==> flow/design.v <==
module Fifo_Datapath (
    input  logic        clk,
    input  logic        rst,
    input  logic        wc_en,       
    input  logic        rc_en,       
    input  logic [31:0] Data_in,
    output logic [31:0] Data_out,
    output logic        full,
    output logic        fifo_empty
);
    logic [3:0] w_addr;
    logic [3:0] r_addr;
    logic [31:0] Memory [15:0];
    logic [4:0] count;  
    always_ff @(posedge clk or posedge rst) begin
        if (rst)
            w_addr <= 0;
        else if (wc_en && !full)
            w_addr <= w_addr + 1;
    end
    always_ff @(posedge clk or posedge rst) begin
        if (rst) 
            r_addr <= 0;
        else if (rc_en && !fifo_empty)
            r_addr <= r_addr + 1;
    end
    always_ff @(posedge clk) begin
        if (wc_en && !full)
            Memory[w_addr] <= Data_in;
    end
    always_comb begin
        Data_out = (rst || fifo_empty)? 0: Memory[r_addr];
    end
    always_ff @(posedge clk or posedge rst) begin
        if (rst)
            count <= 0;
        else begin
            case ({wc_en && !full, rc_en && !fifo_empty})
                2'b10: count <= count + 1;  
                2'b01: count <= count - 1;  
                default: count <= count;    
            endcase
        end
    end
    assign full       = (count == 15);
    assign fifo_empty = (count == 0);
endmodule
module channel_ctrl(
    input  logic       clk,
    input  logic       rst,
    input  logic       channel_en,
    input  logic       readyIn,
    input  logic       fifo_full,
    input  logic       fifo_empty,
    input  logic       bsz,
    input  logic       tslb,
    input  logic       tsz,
    input  logic [1:0] M_HResp,
    output logic       irq,
    output logic [1:0] HTrans,
    output logic       write,
    output logic       b_sel, d_sel, t_sel, s_sel, h_sel,
    output logic       d_en, s_en, ts_en, burst_en, count_en, sz_en,
    output logic       rd_en, wr_en,
    output logic       trigger
);
    typedef enum logic [2:0] {
        DISABLED      = 3'b000,
        ENABLED       = 3'b001,
        READ_WAIT     = 3'b010,
        HOLD_READ     = 3'b011,
        WRITE_WAIT    = 3'b100,
        HOLD_WRITE    = 3'b101
    } state_t;
    localparam IDLE     = 2'b00;
    localparam BUSY     = 2'b01;
    localparam NON_SEQ  = 2'b10;
    localparam SEQ      = 2'b11;
    state_t current_state, next_state;
    always_ff @(posedge clk or posedge rst) begin
        if (rst)
            current_state <= DISABLED;
        else
            current_state <= next_state;
    end
    always_comb begin
        case (current_state)
            DISABLED: begin
                next_state = (channel_en) ? ENABLED : DISABLED;
            end
            ENABLED: begin
                next_state = tsz ? DISABLED : READ_WAIT;
            end
            READ_WAIT: begin
                if (!readyIn)
                    next_state = READ_WAIT;
                else if (!channel_en && readyIn) 
                    next_state = HOLD_READ;
                else if (channel_en && readyIn && !bsz && !M_HResp)
                    next_state = READ_WAIT;
                else if (channel_en && readyIn && bsz && (M_HResp == 0))
                    next_state = WRITE_WAIT;
                else
                    next_state = READ_WAIT;
            end
            HOLD_READ: begin
                if (channel_en && bsz) begin
                    next_state = WRITE_WAIT;
                end else if (channel_en && !bsz) begin
                    next_state = READ_WAIT;
                end else begin
                    next_state = HOLD_READ;
                end
            end
            WRITE_WAIT: begin
                if (!readyIn)
                    next_state = WRITE_WAIT;
                else if (channel_en && tsz && bsz)
                    next_state = DISABLED;
                else if (!channel_en && readyIn)
                    next_state = HOLD_WRITE; 
                else if (channel_en && readyIn && !bsz && (M_HResp == 0))
                    next_state = WRITE_WAIT; 
                else if (channel_en && readyIn && bsz && (M_HResp == 0))
                    next_state = READ_WAIT;
                else
                    next_state = WRITE_WAIT;
            end
            HOLD_WRITE: begin
                if (channel_en && !bsz) begin
                    next_state = WRITE_WAIT;
                end else if (channel_en && bsz) begin
                    if (tsz)
                        next_state = DISABLED;
                    else 
                        next_state = READ_WAIT;
                end else begin
                    next_state = HOLD_WRITE;
                end
            end
            default: next_state = current_state;
        endcase
    end
    always_comb begin
        irq       = 0;
        b_sel     = 0;
        d_sel     = 0;
        t_sel     = 0;
        s_sel     = 0;
        h_sel     = 0;
        d_en      = 0;
        s_en      = 0;
        ts_en     = 0;
        burst_en  = 0;
        count_en  = 0;
        sz_en     = 0;
        rd_en     = 0;
        wr_en     = 0;
        trigger   = 0;
        write     = 0;
        HTrans    = IDLE;
        case (current_state)
            DISABLED: begin
                if (channel_en) begin
                    t_sel     = 1;
                    d_sel     = 1;
                    s_sel     = 1;
                    burst_en  = 1;
                    s_en      = 1;
                    d_en      = 1;
                    sz_en     = 1;
                    ts_en     = 1;
                    HTrans    = IDLE;
                end
            end
            ENABLED: begin
                if (tsz) begin
                    irq = 1;
                end else if (channel_en) begin
                    write = 0;
                    count_en  = 1;
                    s_en = 1;
                    HTrans    = NON_SEQ;
                end
            end
            READ_WAIT: begin
                if (!readyIn && bsz) begin
                    write     = 0;
                    HTrans    = BUSY;
                    h_sel = 1;
                end else if (!readyIn && !bsz) begin
                    write = 0;
                    HTrans = BUSY;
                end else if (!channel_en && readyIn) begin
                    wr_en = 1;
                    HTrans = IDLE;
                end else if (channel_en && readyIn && (M_HResp == 0) && !bsz)  begin
                    write     = 0;
                    wr_en     = 1;
                    count_en  = 1;
                    s_en      = 1;
                    HTrans    = SEQ;
                end else if (channel_en && bsz && (M_HResp == 0) && readyIn)  begin
                    wr_en = 1;
                    ts_en = 1;
                    count_en = 1;
                    write    = 1;
                    h_sel    = 1;
                    d_en     = 1;
                    HTrans    = NON_SEQ;
                end
            end
            HOLD_READ: begin
                if (channel_en && !bsz) begin
                    count_en = 1;
                    s_en     = 1;
                    HTrans   = SEQ;
                end else if (channel_en && bsz) begin
                    ts_en = 1;
                    write = 1;
                    h_sel = 1;
                    d_en = 1;
                    count_en = 1;
                    HTrans = NON_SEQ;
                end else
                    HTrans = IDLE;
            end
            WRITE_WAIT: begin
                if (!readyIn && bsz) begin
                    write     = 1;
                    HTrans    = BUSY;
                    h_sel = 0;
                    trigger = 1;
                end else if (!readyIn && !bsz) begin
                    h_sel = 1;
                    trigger = 1;
                    HTrans = BUSY;
                    write = 1;
                end else if (!channel_en && readyIn) begin
                    rd_en = 1;
                    trigger = 1;
                    HTrans = IDLE;
                end else if (channel_en && tsz && bsz) begin
                    irq = 1;
                    rd_en = 1;
                    trigger = 1;
                    HTrans = IDLE;
                end else if (channel_en && readyIn && (M_HResp == 0) && !bsz) begin
                    h_sel = 1;
                    write = 1;
                    trigger = 1;
                    rd_en = 1;
                    d_en      =  1;
                    count_en  = 1;
                    HTrans    = SEQ;
                end
                else if (channel_en && readyIn && (M_HResp == 0) && !tslb && bsz) begin
                    h_sel = 0;
                    write = 0;
                    count_en  = 1;
                    s_en = 1;
                    trigger = 1;
                    rd_en = 1;
                    HTrans    = NON_SEQ;
                end else if (channel_en && readyIn && (M_HResp == 0) && tslb && bsz) begin
                    burst_en = 1;
                    b_sel = 1;
                    write = 0;
                    count_en  = 1;
                    s_en = 1;
                    h_sel = 0;
                    trigger = 1;
                    rd_en = 1;
                    HTrans    = NON_SEQ;
                end
            end
            HOLD_WRITE: begin
                if (channel_en && !bsz) begin
                    h_sel = 1;
                    write = 1;
                    d_en = 1;
                    count_en = 1;
                    HTrans = SEQ;
                end else if (channel_en && bsz) begin
                    if (tsz) begin
                        irq = 1;
                        HTrans = IDLE;
                    end else if (tslb) begin
                        burst_en = 1;
                        b_sel   = 1;
                        count_en = 1;
                        s_en = 1;
                        HTrans = NON_SEQ;
                    end else if (!tslb) begin
                        count_en = 1;
                        s_en = 1;
                        HTrans = NON_SEQ;
                    end
            end
        end
        endcase
    end
endmodule
module Dmac_Channel_Datapath (
    input  logic        clk,
    input  logic        rst,
    input  logic        s_sel,
    input  logic        d_sel,
    input  logic        b_sel,
    input  logic        t_sel,
    input  logic        s_en,
    input  logic        d_en,
    input  logic        ts_en,
    input  logic        sz_en,
    input  logic        burst_en,
    input  logic        count_en,
    input  logic        h_sel,
    input  logic        wr_en,
    input  logic        rd_en,
    input  logic        trigger,
    input  logic [31:0] S_Address,
    input  logic [31:0] D_Address,
    input  logic [31:0] T_Size,
    input  logic [31:0] B_Size,
    input  logic [31:0] R_Data,
    input  logic [1:0]  HSize,
    output logic        bs0,
    output logic        tslb,
    output logic        ts0,
    output logic        fifo_full,
    output logic        fifo_empty,
    output logic [31:0] MAddress,
    output logic [31:0] MWData,
    output logic [3:0]  MWStrb
);
    logic [31:0] Src_Addr, Dst_Addr, Transfer_Size, Burst_Size;
    logic [31:0] Incr_Src_Addr;
    logic [31:0] Incr_Dst_Addr;
    logic [31:0] Dec_Transfer_Size;
    always_comb begin
        Incr_Src_Addr      = Src_Addr + 32'd4;
        Incr_Dst_Addr      = Dst_Addr + 32'd4;
        Dec_Transfer_Size  = Transfer_Size - Burst_Size;
    end
    always_ff @(posedge clk or posedge rst) begin
        if (rst) begin
            Src_Addr <= 32'b0;
        end
        else if (s_en)
            Src_Addr <= s_sel ? S_Address : Incr_Src_Addr;
    end
    always_ff @(posedge clk or posedge rst) begin
        if (rst) begin
            Dst_Addr <= 32'b0;
        end
        else if (d_en)
            Dst_Addr <= d_sel ? D_Address : Incr_Dst_Addr;
    end
    always_ff @(posedge clk or posedge rst) begin
        if (rst) begin
            Transfer_Size <= 32'b0;
        end
        else if (ts_en)
            Transfer_Size <= t_sel ? T_Size : Dec_Transfer_Size;
    end
    always_ff @(posedge clk or posedge rst) begin
        if (rst) begin
            Burst_Size <= 32'b0;
        end
        else if (burst_en)
            Burst_Size <= (B_Size == 0)? 1: (b_sel ? 1 : B_Size);
    end
    assign tslb = (Transfer_Size < B_Size);
    logic [31:0] Decrement_Counter;
    logic [31:0] Decremented_Value;
    always_comb begin
        Decremented_Value = Decrement_Counter - 1;
    end
    always_ff @(posedge clk or posedge rst) begin
        if (rst)
            Decrement_Counter <= 32'b0;
        else if (count_en)
            Decrement_Counter <= (Decrement_Counter == 0) ? ((tslb) ? 0: Burst_Size-1)  : Decremented_Value;
    end
    assign MAddress = h_sel ? (Dst_Addr) : (Src_Addr);
    logic [31:0] fifo_out;
    Fifo_Datapath fifo_inst (
        .clk        (clk),
        .rst        (rst),
        .wc_en      (wr_en),
        .rc_en      (rd_en),
        .Data_in    (R_Data),
        .Data_out   (fifo_out),
        .full       (fifo_full),
        .fifo_empty (fifo_empty)
    );
    logic [1:0] HSize_Reg;
    always_ff @(posedge clk or posedge rst) begin
        if (rst) begin
            HSize_Reg <= 0;
        end
        else if (sz_en) begin
            HSize_Reg <= HSize;
        end
    end
    always_comb begin
        if (trigger) begin
            MWData = fifo_out;  
            case (HSize)
                2'b00: begin   
                    case (Src_Addr[1:0])
                        2'b00: MWStrb = 4'b0001;
                        2'b01: MWStrb = 4'b0010;
                        2'b10: MWStrb = 4'b0100;
                        2'b11: MWStrb = 4'b1000;
                        default: MWStrb = 4'b0000;
                    endcase
                end
                2'b01: begin   
                    case (Src_Addr[1:0])
                        2'b00: MWStrb = 4'b0011;  
                        2'b10: MWStrb = 4'b1100;
                        default: MWStrb = 4'b0000;
                    endcase
                end
                2'b10: MWStrb = 4'b1111;   
                default: MWStrb = 4'b0000;
            endcase
        end else begin
            MWData  = 32'b0;
            MWStrb  = 4'b0000;
        end
    end
    assign bs0 = (Decrement_Counter == 0);
    assign ts0 = (Transfer_Size == 0);
endmodule
module Dmac_Channel (
    input  logic        clk,
    input  logic        rst,
    input  logic        channel_en,
    input  logic        readyIn,
    input  logic [1:0]  M_HResp,
    input  logic [31:0] S_Address,
    input  logic [31:0] D_Address,
    input  logic [31:0] T_Size,
    input  logic [31:0] B_Size,
    input  logic [31:0] R_Data,
    input  logic [1:0]  HSize,
    output logic        irq,
    output logic        write,
    output logic [1:0]  HTrans,
    output logic [31:0] MAddress,
    output logic [31:0] MWData,
    output logic  [3:0] MWStrb
);
    logic s_sel, d_sel, b_sel, t_sel;
    logic s_en, d_en, ts_en, burst_en, count_en, sz_en;
    logic h_sel, rd_en, wr_en;
    logic fifo_full, fifo_empty;
    logic trigger;
    logic bs0, tslb, ts0;
    Dmac_Channel_Datapath datapath_inst (
        .clk         (clk),
        .rst         (rst),
        .s_sel       (s_sel),
        .d_sel       (d_sel),
        .b_sel       (b_sel),
        .t_sel       (t_sel),
        .s_en        (s_en),
        .d_en        (d_en),
        .ts_en       (ts_en),
        .sz_en       (sz_en),
        .burst_en    (burst_en),
        .count_en    (count_en),
        .h_sel       (h_sel),
        .wr_en       (wr_en),
        .rd_en       (rd_en),
        .trigger     (trigger),
        .S_Address   (S_Address),
        .D_Address   (D_Address),
        .T_Size      (T_Size),
        .B_Size      (B_Size),
        .R_Data      (R_Data),
        .HSize       (HSize),
        .bs0         (bs0),
        .tslb        (tslb),
        .ts0         (ts0),
        .fifo_full   (fifo_full),
        .fifo_empty  (fifo_empty),
        .MAddress    (MAddress),
        .MWData      (MWData),
        .MWStrb      (MWStrb)
    );
    channel_ctrl controller_inst (
        .clk         (clk),
        .rst         (rst),
        .channel_en  (channel_en),
        .readyIn     (readyIn),
        .fifo_full   (fifo_full),
        .fifo_empty  (fifo_empty),
        .bsz         (bs0),
        .tslb        (tslb),
        .tsz         (ts0),
        .M_HResp     (M_HResp),
        .irq         (irq),
        .HTrans      (HTrans),
        .write       (write),
        .b_sel       (b_sel),
        .d_sel       (d_sel),
        .t_sel       (t_sel),
        .s_sel       (s_sel),
        .h_sel       (h_sel),
        .d_en        (d_en),
        .s_en        (s_en),
        .ts_en       (ts_en),
        .sz_en       (sz_en),
        .burst_en    (burst_en),
        .count_en    (count_en),
        .rd_en       (rd_en),
        .wr_en       (wr_en),
        .trigger     (trigger)
    );
endmodule
module Dmac_Main_Ctrl(
    input  logic clk,
    input  logic rst,
    input  logic [1:0] DmacReq,
    input  logic con_new_sel,
    input  logic irq,
    input  logic Bus_Grant,
    input  logic C_config,
    output logic con_sel,
    output logic Bus_Req,
    output logic HReadyOut,
    output logic [1:0] S_HResp,
    output logic Interrupt,
    output logic con_en,
    output logic Channel_en_1, Channel_en_2,
    output logic hold,
    output logic [1:0] ReqAck
);
    typedef enum logic [1:0] {
        IDLE     = 2'b00,
        MSB_REQ  = 2'b01,
        LSB_REQ  = 2'b10,
        WAIT     = 2'b11
    } state_t;
    state_t current_state, next_state;
    always_ff @(posedge clk or posedge rst) begin
        if (rst)
            current_state <= IDLE;
        else
            current_state <= next_state;
    end
    always_comb begin
        hold         = 0;
        Bus_Req      = 0;
        Interrupt    = 0;
        con_en       = 0;
        con_sel      = 0;
        HReadyOut    = 0;
        ReqAck       = 2'b00;
        S_HResp      = 2'b00;
        next_state   = current_state;   
        case (current_state)
            IDLE: begin
                if (DmacReq[1] == 1'b1) begin
                    hold     = 1;
                    Bus_Req  = 1;
                    next_state = MSB_REQ;
                end else if (DmacReq == 2'b01) begin
                    hold     = 1;
                    Bus_Req  = 1;
                    next_state = LSB_REQ;
                end
            end
            MSB_REQ: begin
                if (!irq && ({C_config, Bus_Grant} == 2'b11)) begin
                    con_en       = 0;
                    con_sel      = 0;
                    ReqAck       = 2'b10;
                    next_state   = WAIT;
                end else if (irq && ({C_config, Bus_Grant} == 2'b11)) begin
                    Interrupt  = 1;
                    con_sel = 1;
                    next_state = IDLE;
                end else
                    Bus_Req = 1;
            end
            LSB_REQ: begin
                if (!irq && ({C_config, Bus_Grant} == 2'b11)) begin
                    con_en       = 1;
                    con_sel      = 1;
                    ReqAck       = 2'b01;
                    next_state   = WAIT;
                end else if (irq && ({C_config, Bus_Grant} == 2'b11)) begin
                    Interrupt  = 1;
                    con_sel = 1;
                    next_state = IDLE;
                end else
                    Bus_Req = 1;
            end
            WAIT: begin
                if (({Bus_Grant, con_new_sel} == 2'b00)) begin
                    next_state = MSB_REQ;
                    Bus_Req    = 1;
                end else if (({Bus_Grant, con_new_sel} == 2'b01)) begin
                    next_state = LSB_REQ;
                    Bus_Req    = 1;
                    con_sel    = 1;
                end else
                 if (!irq && !con_new_sel) begin
                    con_sel    = 0;
                    con_en     = 1;
                    next_state = WAIT;
                end else if (!irq && con_new_sel) begin
                    con_sel    = 1;
                    con_en     = 1;
                    next_state = WAIT;
                end else if (irq && ({Bus_Grant, con_new_sel} == 2'b10)) begin
                    Interrupt  = 1;
                    con_sel = con_new_sel;
                    next_state = IDLE;
                end else if (irq && ({Bus_Grant, con_new_sel} == 2'b11)) begin
                    Interrupt  = 1;
                    con_sel = con_new_sel;
                    next_state = IDLE;
                end
            end
        endcase
    end
    always_comb begin
        Channel_en_1 = 0;
        Channel_en_2 = 0;
        case (current_state)
            MSB_REQ: Channel_en_1 = C_config && Bus_Grant;
            LSB_REQ: Channel_en_2 = C_config && Bus_Grant;
            WAIT: begin
                Channel_en_1 = Bus_Grant && !con_new_sel;
                Channel_en_2 = Bus_Grant && con_new_sel;
            end
            default: ;
        endcase
    end
endmodule
module Dmac_Main_Datapath(
    input logic clk,
    input logic rst,
    input logic write,
    input logic HSel,
    input logic [1:0] STrans,  
    input logic channel_en_1,
    input logic channel_en_2,
    input logic [31:0] HWData,
    input logic [31:0] HAddr,
    input logic [31:0] MRData,
    input logic HReady,
    input logic [1:0] M_HResp,
    input logic con_en,
    input logic con_sel,
    output logic C_config,
    output logic irq,
    output logic con_new_sel,
    output logic [31:0] MAddress,
    output logic [31:0] MWData,
    output logic [3:0] MBurst_Size,
    output logic MWrite,
    output logic [3:0] MWStrb,
    output logic [1:0] MTrans
);
logic dmac_selected;
logic [3:0] decoded_address;
logic [31:0] Size_Reg, SAddr_Reg, DAddr_Reg, Ctrl_Reg;
logic [31:0] latched_address;
logic latched_write, latched_sel;
logic [1:0] latched_STrans;
assign  dmac_selected = latched_write && latched_STrans[1] && latched_sel;
assign decoded_address = latched_address[5:2];
assign C_config = Ctrl_Reg[16];
always_ff @( posedge clk ) begin
    if (rst) begin
        latched_address <= 32'b0;
        latched_write <= 0;
        latched_STrans <= 2'b0;
        latched_sel <= 0;
    end else begin
        latched_address <= HAddr;
        latched_STrans <= STrans;
        latched_sel <= HSel;
        latched_write <= write;
    end
end
always_ff @(posedge clk or posedge rst) begin
    if (rst) begin
        Size_Reg <= 32'b0;
        SAddr_Reg <= 32'b0;
        DAddr_Reg <= 32'b0;
        Ctrl_Reg <= 32'b0;
    end
    else if (irq)
        Ctrl_Reg <= 32'b0;
    else if (dmac_selected) begin
        case (decoded_address)
            4'b0000: Size_Reg <=  HWData;
            4'b0001: SAddr_Reg <= HWData;
            4'b0010: DAddr_Reg <= HWData;
            4'b0011: Ctrl_Reg <=  HWData;
            default: ;
        endcase
    end
end
logic irq_1;
logic write_1;
logic [1:0]  MTrans_1;
logic [31:0] MAddress_1;
logic [31:0] MWData_1;
logic [3:0] MWStrb_1;
Dmac_Channel channel_1 (
    .clk(clk),
    .rst(rst),
    .channel_en(channel_en_1),
    .readyIn(HReady),
    .M_HResp(M_HResp),
    .S_Address(SAddr_Reg),
    .D_Address(DAddr_Reg),
    .T_Size(Size_Reg),
    .B_Size({{28{1'b0}}, {Ctrl_Reg[3:0]}}),
    .R_Data(MRData),
    .HSize(Ctrl_Reg[5:4]),
    .irq(irq_1),
    .write(write_1),
    .HTrans(MTrans_1),
    .MAddress(MAddress_1),
    .MWData(MWData_1),
    .MWStrb(MWStrb_1)
);
logic irq_2;
logic write_2;
logic [1:0]  MTrans_2;
logic [31:0] MAddress_2;
logic [31:0] MWData_2;
logic [3:0] MWStrb_2;
Dmac_Channel channel_2 (
    .clk(clk),
    .rst(rst),
    .channel_en(channel_en_2),
    .readyIn(HReady),
    .M_HResp(M_HResp),
    .S_Address(SAddr_Reg),
    .D_Address(DAddr_Reg),
    .T_Size(Size_Reg),
    .B_Size({{28{1'b0}}, {Ctrl_Reg[3:0]}}) ,
    .R_Data(MRData),
    .HSize(Ctrl_Reg[5:4]),
    .irq(irq_2),
    .write(write_2),
    .HTrans(MTrans_2),
    .MAddress(MAddress_2),
    .MWData(MWData_2),
    .MWStrb(MWStrb_2)
);
assign MAddress = con_sel? MAddress_2 : MAddress_1;
assign MWData = con_sel? MWData_2 : MWData_1;
assign MTrans = con_sel? MTrans_2 : MTrans_1;
assign MBurst_Size = Ctrl_Reg[3:0];
assign MWrite = con_sel? write_2 : write_1;
assign irq = irq_1 || irq_2; 
assign MWStrb = con_sel? MWStrb_2 : MWStrb_1;
always_ff @(posedge clk or posedge rst) begin
    if (rst) begin
        con_new_sel <= 0;
    end
    else if (con_en) begin
        con_new_sel <= con_sel;
    end
end
endmodule
module Dmac_Top (
    input  logic        clk,
    input  logic        rst,
    input  logic        write,
    input  logic        HSel,
    input  logic [1:0]  STrans,
    input  logic [31:0] HWData,
    input  logic [31:0] HAddr,
    input  logic [31:0] MRData,
    input  logic        HReady,
    input  logic [1:0]  M_HResp,
    output logic HReadyOut,
    output logic [1:0] S_HResp,
    input  logic [1:0]  DmacReq,      
    input  logic        Bus_Grant,   
    output logic [31:0] MAddress,
    output logic [31:0] MWData,
    output logic [3:0]  MBurst_Size,
    output logic        MWrite,
    output logic [1:0]  MTrans,
    output logic [3:0]  MWStrb,
    output logic        Bus_Req,
    output logic        Interrupt,
    output logic [1:0]  ReqAck
);
    logic con_sel, con_en, irq, con_new_sel, C_config;
    logic hold;
    logic channel_en_1, channel_en_2;
    Dmac_Main_Datapath datapath_inst (
        .clk            (clk),
        .rst            (rst),
        .write          (write),
        .HSel           (HSel),
        .STrans         (STrans),
        .channel_en_1   (channel_en_1),
        .channel_en_2   (channel_en_2),
        .HWData         (HWData),
        .HAddr          (HAddr),
        .MRData         (MRData),
        .HReady         (HReady),
        .M_HResp          (M_HResp),
        .con_en         (con_en),
        .con_sel        (con_sel),
        .C_config       (C_config),
        .irq            (irq),
        .con_new_sel    (con_new_sel),
        .MAddress       (MAddress),
        .MWData         (MWData),
        .MBurst_Size    (MBurst_Size),
        .MWrite         (MWrite),
        .MTrans         (MTrans),
        .MWStrb         (MWStrb)
    );
    Dmac_Main_Ctrl controller_inst (
        .clk            (clk),
        .rst            (rst),
        .DmacReq        (DmacReq),
        .con_new_sel    (con_new_sel),
        .irq            (irq),
        .Bus_Grant      (Bus_Grant),
        .C_config       (C_config),
        .con_sel        (con_sel),
        .HReadyOut      (HReadyOut),
        .S_HResp          (S_HResp),
        .Bus_Req        (Bus_Req),
        .Interrupt      (Interrupt),
        .con_en         (con_en),
        .Channel_en_1   (channel_en_1),
        .Channel_en_2   (channel_en_2),
        .hold           (hold),
        .ReqAck         (ReqAck)
    );
endmodule
Step by step through the tools: Dmac_Top

The steps from the RTL of Dmac_Top to its reports follow in flow order.
Line numbers count from 1 in the design file above.
Cell names lack the library's common part.
Not given: n/a

Top module: Dmac_Top
Clock port: clk
Standard-cell library: sky130hd
Library corner: tt_025C_1v80

Elaborated design

Yosys after proc, flatten, opt, wreduce and memory -nomap, before mapping. Memory bits, and registers merged into a memory's read port (data or address), are not among the register bits. Print and check cells are not counted.
Memory sizes are those after Yosys's memory passes, which may raise the word count (mostly to a power of two), join words into wider ones and drop unused or constant bits.

Add/subtract/negate cells: 18
Magnitude comparators: 2
Eq/ne operators: 38
Muxes and demuxes: 326
Bitwise gates (word level): 1
Reductions and logical operators: 101

Operators with widths:

| operator                                                              | count |
| 32-bit two-way mux                                                    | 22 |
| 1-bit two-way mux                                                     | 180 |
| 32-bit logical NOT                                                    | 5 |
| 32-bit by 1-bit subtractor with 32-bit output (second input constant) | 4 |
| 32-bit by 3-bit adder with 32-bit output (second input constant)      | 4 |
| 2-bit two-way mux                                                     | 52 |
| 3-bit two-way mux                                                     | 24 |
| 32-bit subtractor                                                     | 2 |
| 32-bit by 4-bit < comparator with 1-bit output                        | 2 |
| 1-bit logical AND                                                     | 55 |
| 17-bit two-way mux                                                    | 3 |
| 3-bit parallel mux with 6-bit select                                  | 2 |
| 4-bit parallel mux with 4-bit select                                  | 2 |
| 4-bit two-way mux                                                     | 7 |
| 1-bit parallel mux with 3-bit select                                  | 9 |
| 2-bit == test (second input constant)                                 | 12 |
| 4-bit parallel mux with 3-bit select                                  | 2 |
| 5-bit parallel mux with 2-bit select                                  | 2 |
| 2-bit parallel mux with 5-bit select                                  | 2 |
| 1-bit parallel mux with 5-bit select                                  | 4 |
| 1-bit parallel mux with 4-bit select                                  | 5 |
| 2-bit by 1-bit == test with 1-bit output (second input constant)      | 8 |
| 4-bit by 1-bit adder with 4-bit output (second input constant)        | 4 |
| 4-bit parallel mux with 2-bit select                                  | 2 |
| 1-bit logical NOT                                                     | 13 |
| 2-bit logical NOT                                                     | 6 |
| 3-bit by 2-bit == test with 1-bit output (second input constant)      | 4 |
| 3-bit == test (second input constant)                                 | 4 |

Other operator kinds: 22; their cells: 45.

Flip-flop bits (word level): 478
RAM bits: 1024
Memories kept: 2
Input bits: 108
Output and inout bits: 82
Cells after elaboration: 516

Memory list:

| memory                                                 | depth | bits a word | rd ports | wr ports | line | RTL |
| datapath_inst.channel_1.datapath_inst.fifo_inst.Memory | 16    | 32          | 1        | 1        | 13   | `logic [31:0] Memory [15:0];` |
| datapath_inst.channel_2.datapath_inst.fifo_inst.Memory | 16    | 32          | 1        | 1        | 13   |  |

Logic depth

Yosys ltp: most cells in a row. Word level: on the elaborated netlist, between registers, memories and ports. Mapped: between sequential cells and ports; inverters and the memories' decode and read muxes count.

Depth in word-level cells: 20
ABC_AREA: 0
Mapped depth: 16
Gate-level depth less buffers: 16

Mapped cells and area

The flow's flattened synthesis, as Yosys stat reports it; memories are mapped. The netlist is that of the ABC_AREA named above (0 if unset); the other value can give another one.
Totals and module areas in this step are rounded.

Cell types:

| cell     | count | area in all (um2) |
| edfxtp_1 | 1024  | 3.07E+04 |
| dfrtp_1  | 407   | 1.02E+04 |
| mux4_2   | 224   | 5.04E+03 |
| mux2i_1  | 203   | 2.03E+03 |
| o21ai_0  | 345   | 1.73E+03 |
| mux2_2   | 132   | 1.49E+03 |
| nand2_1  | 315   | 1.18E+03 |
| a21oi_1  | 205   | 1.03E+03 |
| xor2_1   | 81    | 709.43 |
| nor2_1   | 159   | 596.822 |
| clkbuf_1 | 157   | 589.315 |
| ha_1     | 42    | 525.504 |
| xnor2_1  | 57    | 499.229 |
| nand3_1  | 89    | 445.427 |
| nor3_1   | 78    | 390.374 |
| a221oi_1 | 35    | 306.544 |
| a211oi_1 | 37    | 277.766 |
| a31o_2   | 31    | 271.51 |

Other cell types: 72; their cells: 679.

Cells in the netlist: 4300
Cell area after synthesis: 62800 um2
Area of sequential cells: 41200 um2
Flip-flops: 1441
Buffer cells: 257

By module: a second synthesis without flattening, with its own total; a netlist apart from the flattened one above.

Cell total of the unflattened synthesis: 5273
Area (unflattened synthesis): 71000 um2

Rows give one instance, submodules left out.

By module:

| module                | times used | cells | area (um2) | sequential area (um2) |
| Fifo_Datapath         | 2          | 878   | 20300      | 15700 |
| Dmac_Channel_Datapath | 2          | 1491  | 12000      | 4000 |
| Dmac_Main_Datapath    | 1          | 344   | 5040       | 2740 |
| channel_ctrl          | 2          | 74    | 601        | 151 |
| Dmac_Main_Ctrl        | 1          | 43    | 332        | 101 |
| Dmac_Channel          | 2          | 0     | 0.0        | 0.0 |
| Dmac_Top              | 1          | 0     | 0.0        | 0.0 |

Worst setup path after synthesis

Source: OpenSTA report_checks on the synthesized netlist (no wires, ideal clock, input and output delay 20% of the period each), path of least setup slack; recovery checks are left aside. Register names are those of the netlist, which keeps one name where synthesis merged equal registers.

Path kind: input -> output
From: in HReady
To: out MAddress[10]
Period: 10.0 ns
External input delay: 2.000 ns
External output delay: 2.000 ns
Launch time at the first pin: 2.000 ns
Arrival: 3.890 ns
Data required time: 8.000 ns
Slack: 4.110 ns
Delay of the path: 1.890 ns
Driving pins on the path: 9
Buffers on the path: 3
Synthesis period reached: 5.89 ns

"delay of the path" is the arrival time less input delay plus setup time.
A path that ends at an output port has no setup time.
"driving pins on the path": output pins that drive a net of the path, with the launching flip-flop's if there is one; two outputs of one cell count as two.
"synthesis period reached" = period - worst setup slack (recovery checks aside). The figure is calculated, with input and output delays left at 20% of the set period.
Between the ends stands the longest chain of elaborated cells between them, by number of cells; it is not shown to be the way that was timed. Of several equally long chains one is given.
A line is the first line of the expression or statement that the cell stems from. Yosys adds cells for indexed reads and writes and turns some case tables into memories.

Cell sequence: clkbuf_1 -> a21oi_1 -> a211oi_1 -> a31oi_1 -> o22ai_2 -> a41oi_1 -> buf_2 -> buf_1 -> mux2i_1
Cells in the longest elaborated chain: 15
Elaborated cells between the ends (all ways): 66
Classes of those cells: mux (43); reduce/logical (23)

Ends and longest elaborated chain, after synthesis:

| item                                 | line | RTL |
| start, declared                      | 787  | `input  logic        HReady,` |
| 1-bit logical AND                    | 239  | `end else if (!channel_en && readyIn) begin` |
| 1-bit two-way mux                    | 239  |  |
| 1-bit two-way mux                    | 234  | `end else if (!readyIn && !bsz) begin` |
| 1-bit two-way mux                    | 229  | `if (!readyIn && bsz) begin` |
| 1-bit parallel mux with 3-bit select | 162  | `case (current_state)` |
| 1-bit logical OR                     | 767  | `assign irq = irq_1 \|\| irq_2;` |
| 1-bit logical AND                    | 624  | `end else if (irq && ({Bus_Grant, con_new_sel} == 2'b11)) begin` |
| 1-bit two-way mux                    | 624  |  |
| 1-bit two-way mux                    | 620  | `end else if (irq && ({Bus_Grant, con_new_sel} == 2'b10)) begin` |
| 1-bit two-way mux                    | 616  | `end else if (!irq && con_new_sel) begin` |
| 1-bit two-way mux                    | 612  | `if (!irq && !con_new_sel) begin` |
| 1-bit two-way mux                    | 607  | `end else if (({Bus_Grant, con_new_sel} == 2'b01)) begin` |
| 1-bit two-way mux                    | 604  | `if (({Bus_Grant, con_new_sel} == 2'b00)) begin` |
| 1-bit parallel mux with 4-bit select | 565  | `case (current_state)` |
| 32-bit two-way mux                   | 762  | `assign MAddress = con_sel? MAddress_2 : MAddress_1;` |
| end, declared                        | 793  | `output logic [31:0] MAddress,` |

Path in the finished layout

From the final timing report of flow run 2: the path of least setup slack in the routed layout; clock arrival at registers is part of the times.

Path kind: input -> output
From: in HReady
To: out MAddress[31]
Period: 12.0 ns
External input delay: 2.40 ns
External output delay: 2.40 ns
Launch time at the first pin: 2.40 ns
Arrival: 6.20 ns
Data required time: 9.60 ns
Slack: 3.40 ns
Driving pins on the path: 8
Buffers on the path: 3

Between the ends stands the longest chain of elaborated cells between them, by number of cells; it is not shown to be the way that was timed. Of several equally long chains one is given.

Cell sequence: clkdlybuf4s50_1 -> nor4bb_1 -> o221ai_1 -> a31oi_4 -> buf_4 -> mux2i_1 -> mux2i_1 -> clkdlybuf4s50_1
Cells in the longest elaborated chain: 15
Elaborated cells between the ends (all ways): 66
Classes of those cells: mux (43); reduce/logical (23)

Ends and longest elaborated chain, after layout:

| item                                 | line | RTL |
| start, declared                      | 787  | `input  logic        HReady,` |
| 1-bit logical AND                    | 239  | `end else if (!channel_en && readyIn) begin` |
| 1-bit two-way mux                    | 239  |  |
| 1-bit two-way mux                    | 234  | `end else if (!readyIn && !bsz) begin` |
| 1-bit two-way mux                    | 229  | `if (!readyIn && bsz) begin` |
| 1-bit parallel mux with 3-bit select | 162  | `case (current_state)` |
| 1-bit logical OR                     | 767  | `assign irq = irq_1 \|\| irq_2;` |
| 1-bit logical AND                    | 624  | `end else if (irq && ({Bus_Grant, con_new_sel} == 2'b11)) begin` |
| 1-bit two-way mux                    | 624  |  |
| 1-bit two-way mux                    | 620  | `end else if (irq && ({Bus_Grant, con_new_sel} == 2'b10)) begin` |
| 1-bit two-way mux                    | 616  | `end else if (!irq && con_new_sel) begin` |
| 1-bit two-way mux                    | 612  | `if (!irq && !con_new_sel) begin` |
| 1-bit two-way mux                    | 607  | `end else if (({Bus_Grant, con_new_sel} == 2'b01)) begin` |
| 1-bit two-way mux                    | 604  | `if (({Bus_Grant, con_new_sel} == 2'b00)) begin` |
| 1-bit parallel mux with 4-bit select | 565  | `case (current_state)` |
| 32-bit two-way mux                   | 762  | `assign MAddress = con_sel? MAddress_2 : MAddress_1;` |
| end, declared                        | 793  | `output logic [31:0] MAddress,` |

Lab notebook: Dmac_Top

3 stored runs of Dmac_Top in the flow (synthesis by Yosys, layout by OpenROAD, sky130hd cells), in arbitrary order. Constraints: input delay and output delay 20% of the set period each, output load 0.01 pF.
By "achieved clock period" is meant the clock period of the run minus its worst setup slack. This is arithmetic on one report: input and output delays are still those of the set period (20% each).
"time used up by the worst setup path" is the time allowed to the run's worst setup path (the clock period less input and output delay, where it has them) less its slack. Clock arrival times count: a late capture clock shortens it, a late launch clock lengthens it.
"overall power" is the tool's figure for a default switching activity; nothing was simulated.
Measured values are rounded.
A setting shown as n/a is not set for that run.
Results: n/a = not shown.

| item                                      | flow run 1 | flow run 2      | flow run 3      |
| CAP_MARGIN                                | 0          | 20              | 20              |
| CELL_PAD_IN_SITES_DETAIL_PLACEMENT        | 2          | n/a             | n/a             |
| CORE_ASPECT_RATIO                         | 0.66       | n/a             | n/a             |
| CORE_UTILIZATION                          | 60         | 64              | 40              |
| CTS_CLUSTER_DIAMETER                      | 183        | n/a             | n/a             |
| CTS_CLUSTER_SIZE                          | 97         | n/a             | n/a             |
| GPL_TIMING_DRIVEN                         | 0          | n/a             | n/a             |
| MAX_ROUTING_LAYER                         | met4       | n/a             | n/a             |
| PLACE_DENSITY                             | 0.43       | n/a             | 0.6             |
| TNS_END_PERCENT                           | 50         | n/a             | n/a             |
| period_ns                                 | 10.0       | 12.0            | 8.59            |
| CORE_MARGIN                               | 2          | 8               | 2               |
| SLEW_MARGIN                               | 20         | 20              | 20              |
| PLACE_DENSITY_LB_ADDON                    | n/a        | 0.15            | n/a             |
| SETUP_SLACK_MARGIN                        | n/a        | 2.98            | n/a             |
| chip area in the Yosys report (um2)       | n/a        | 62800           | 62800           |
| die size (um2)                            | n/a        | 108000          | 160000          |
| standard-cell area after layout (um2)     | n/a        | 70400           | 71900           |
| utilization after layout                  | n/a        | 0.719           | 0.461           |
| worst setup slack after layout (ns)       | n/a        | 3.40            | 1.26            |
| total negative slack (ns)                 | n/a        | 0.000           | 0.000           |
| final worst hold slack (ns)               | n/a        | 0.488           | 0.469           |
| overall power (µW)                        | n/a        | 10200           | 14700           |
| achieved clock period (ns)                | n/a        | 8.600           | 7.333           |
| time used up by the worst setup path (ns) | n/a        | 3.80            | 3.90            |
| kind of the worst setup path              | n/a        | input -> output | input -> output |

Flow run 1: not finished: placement ended with error DPL-0033
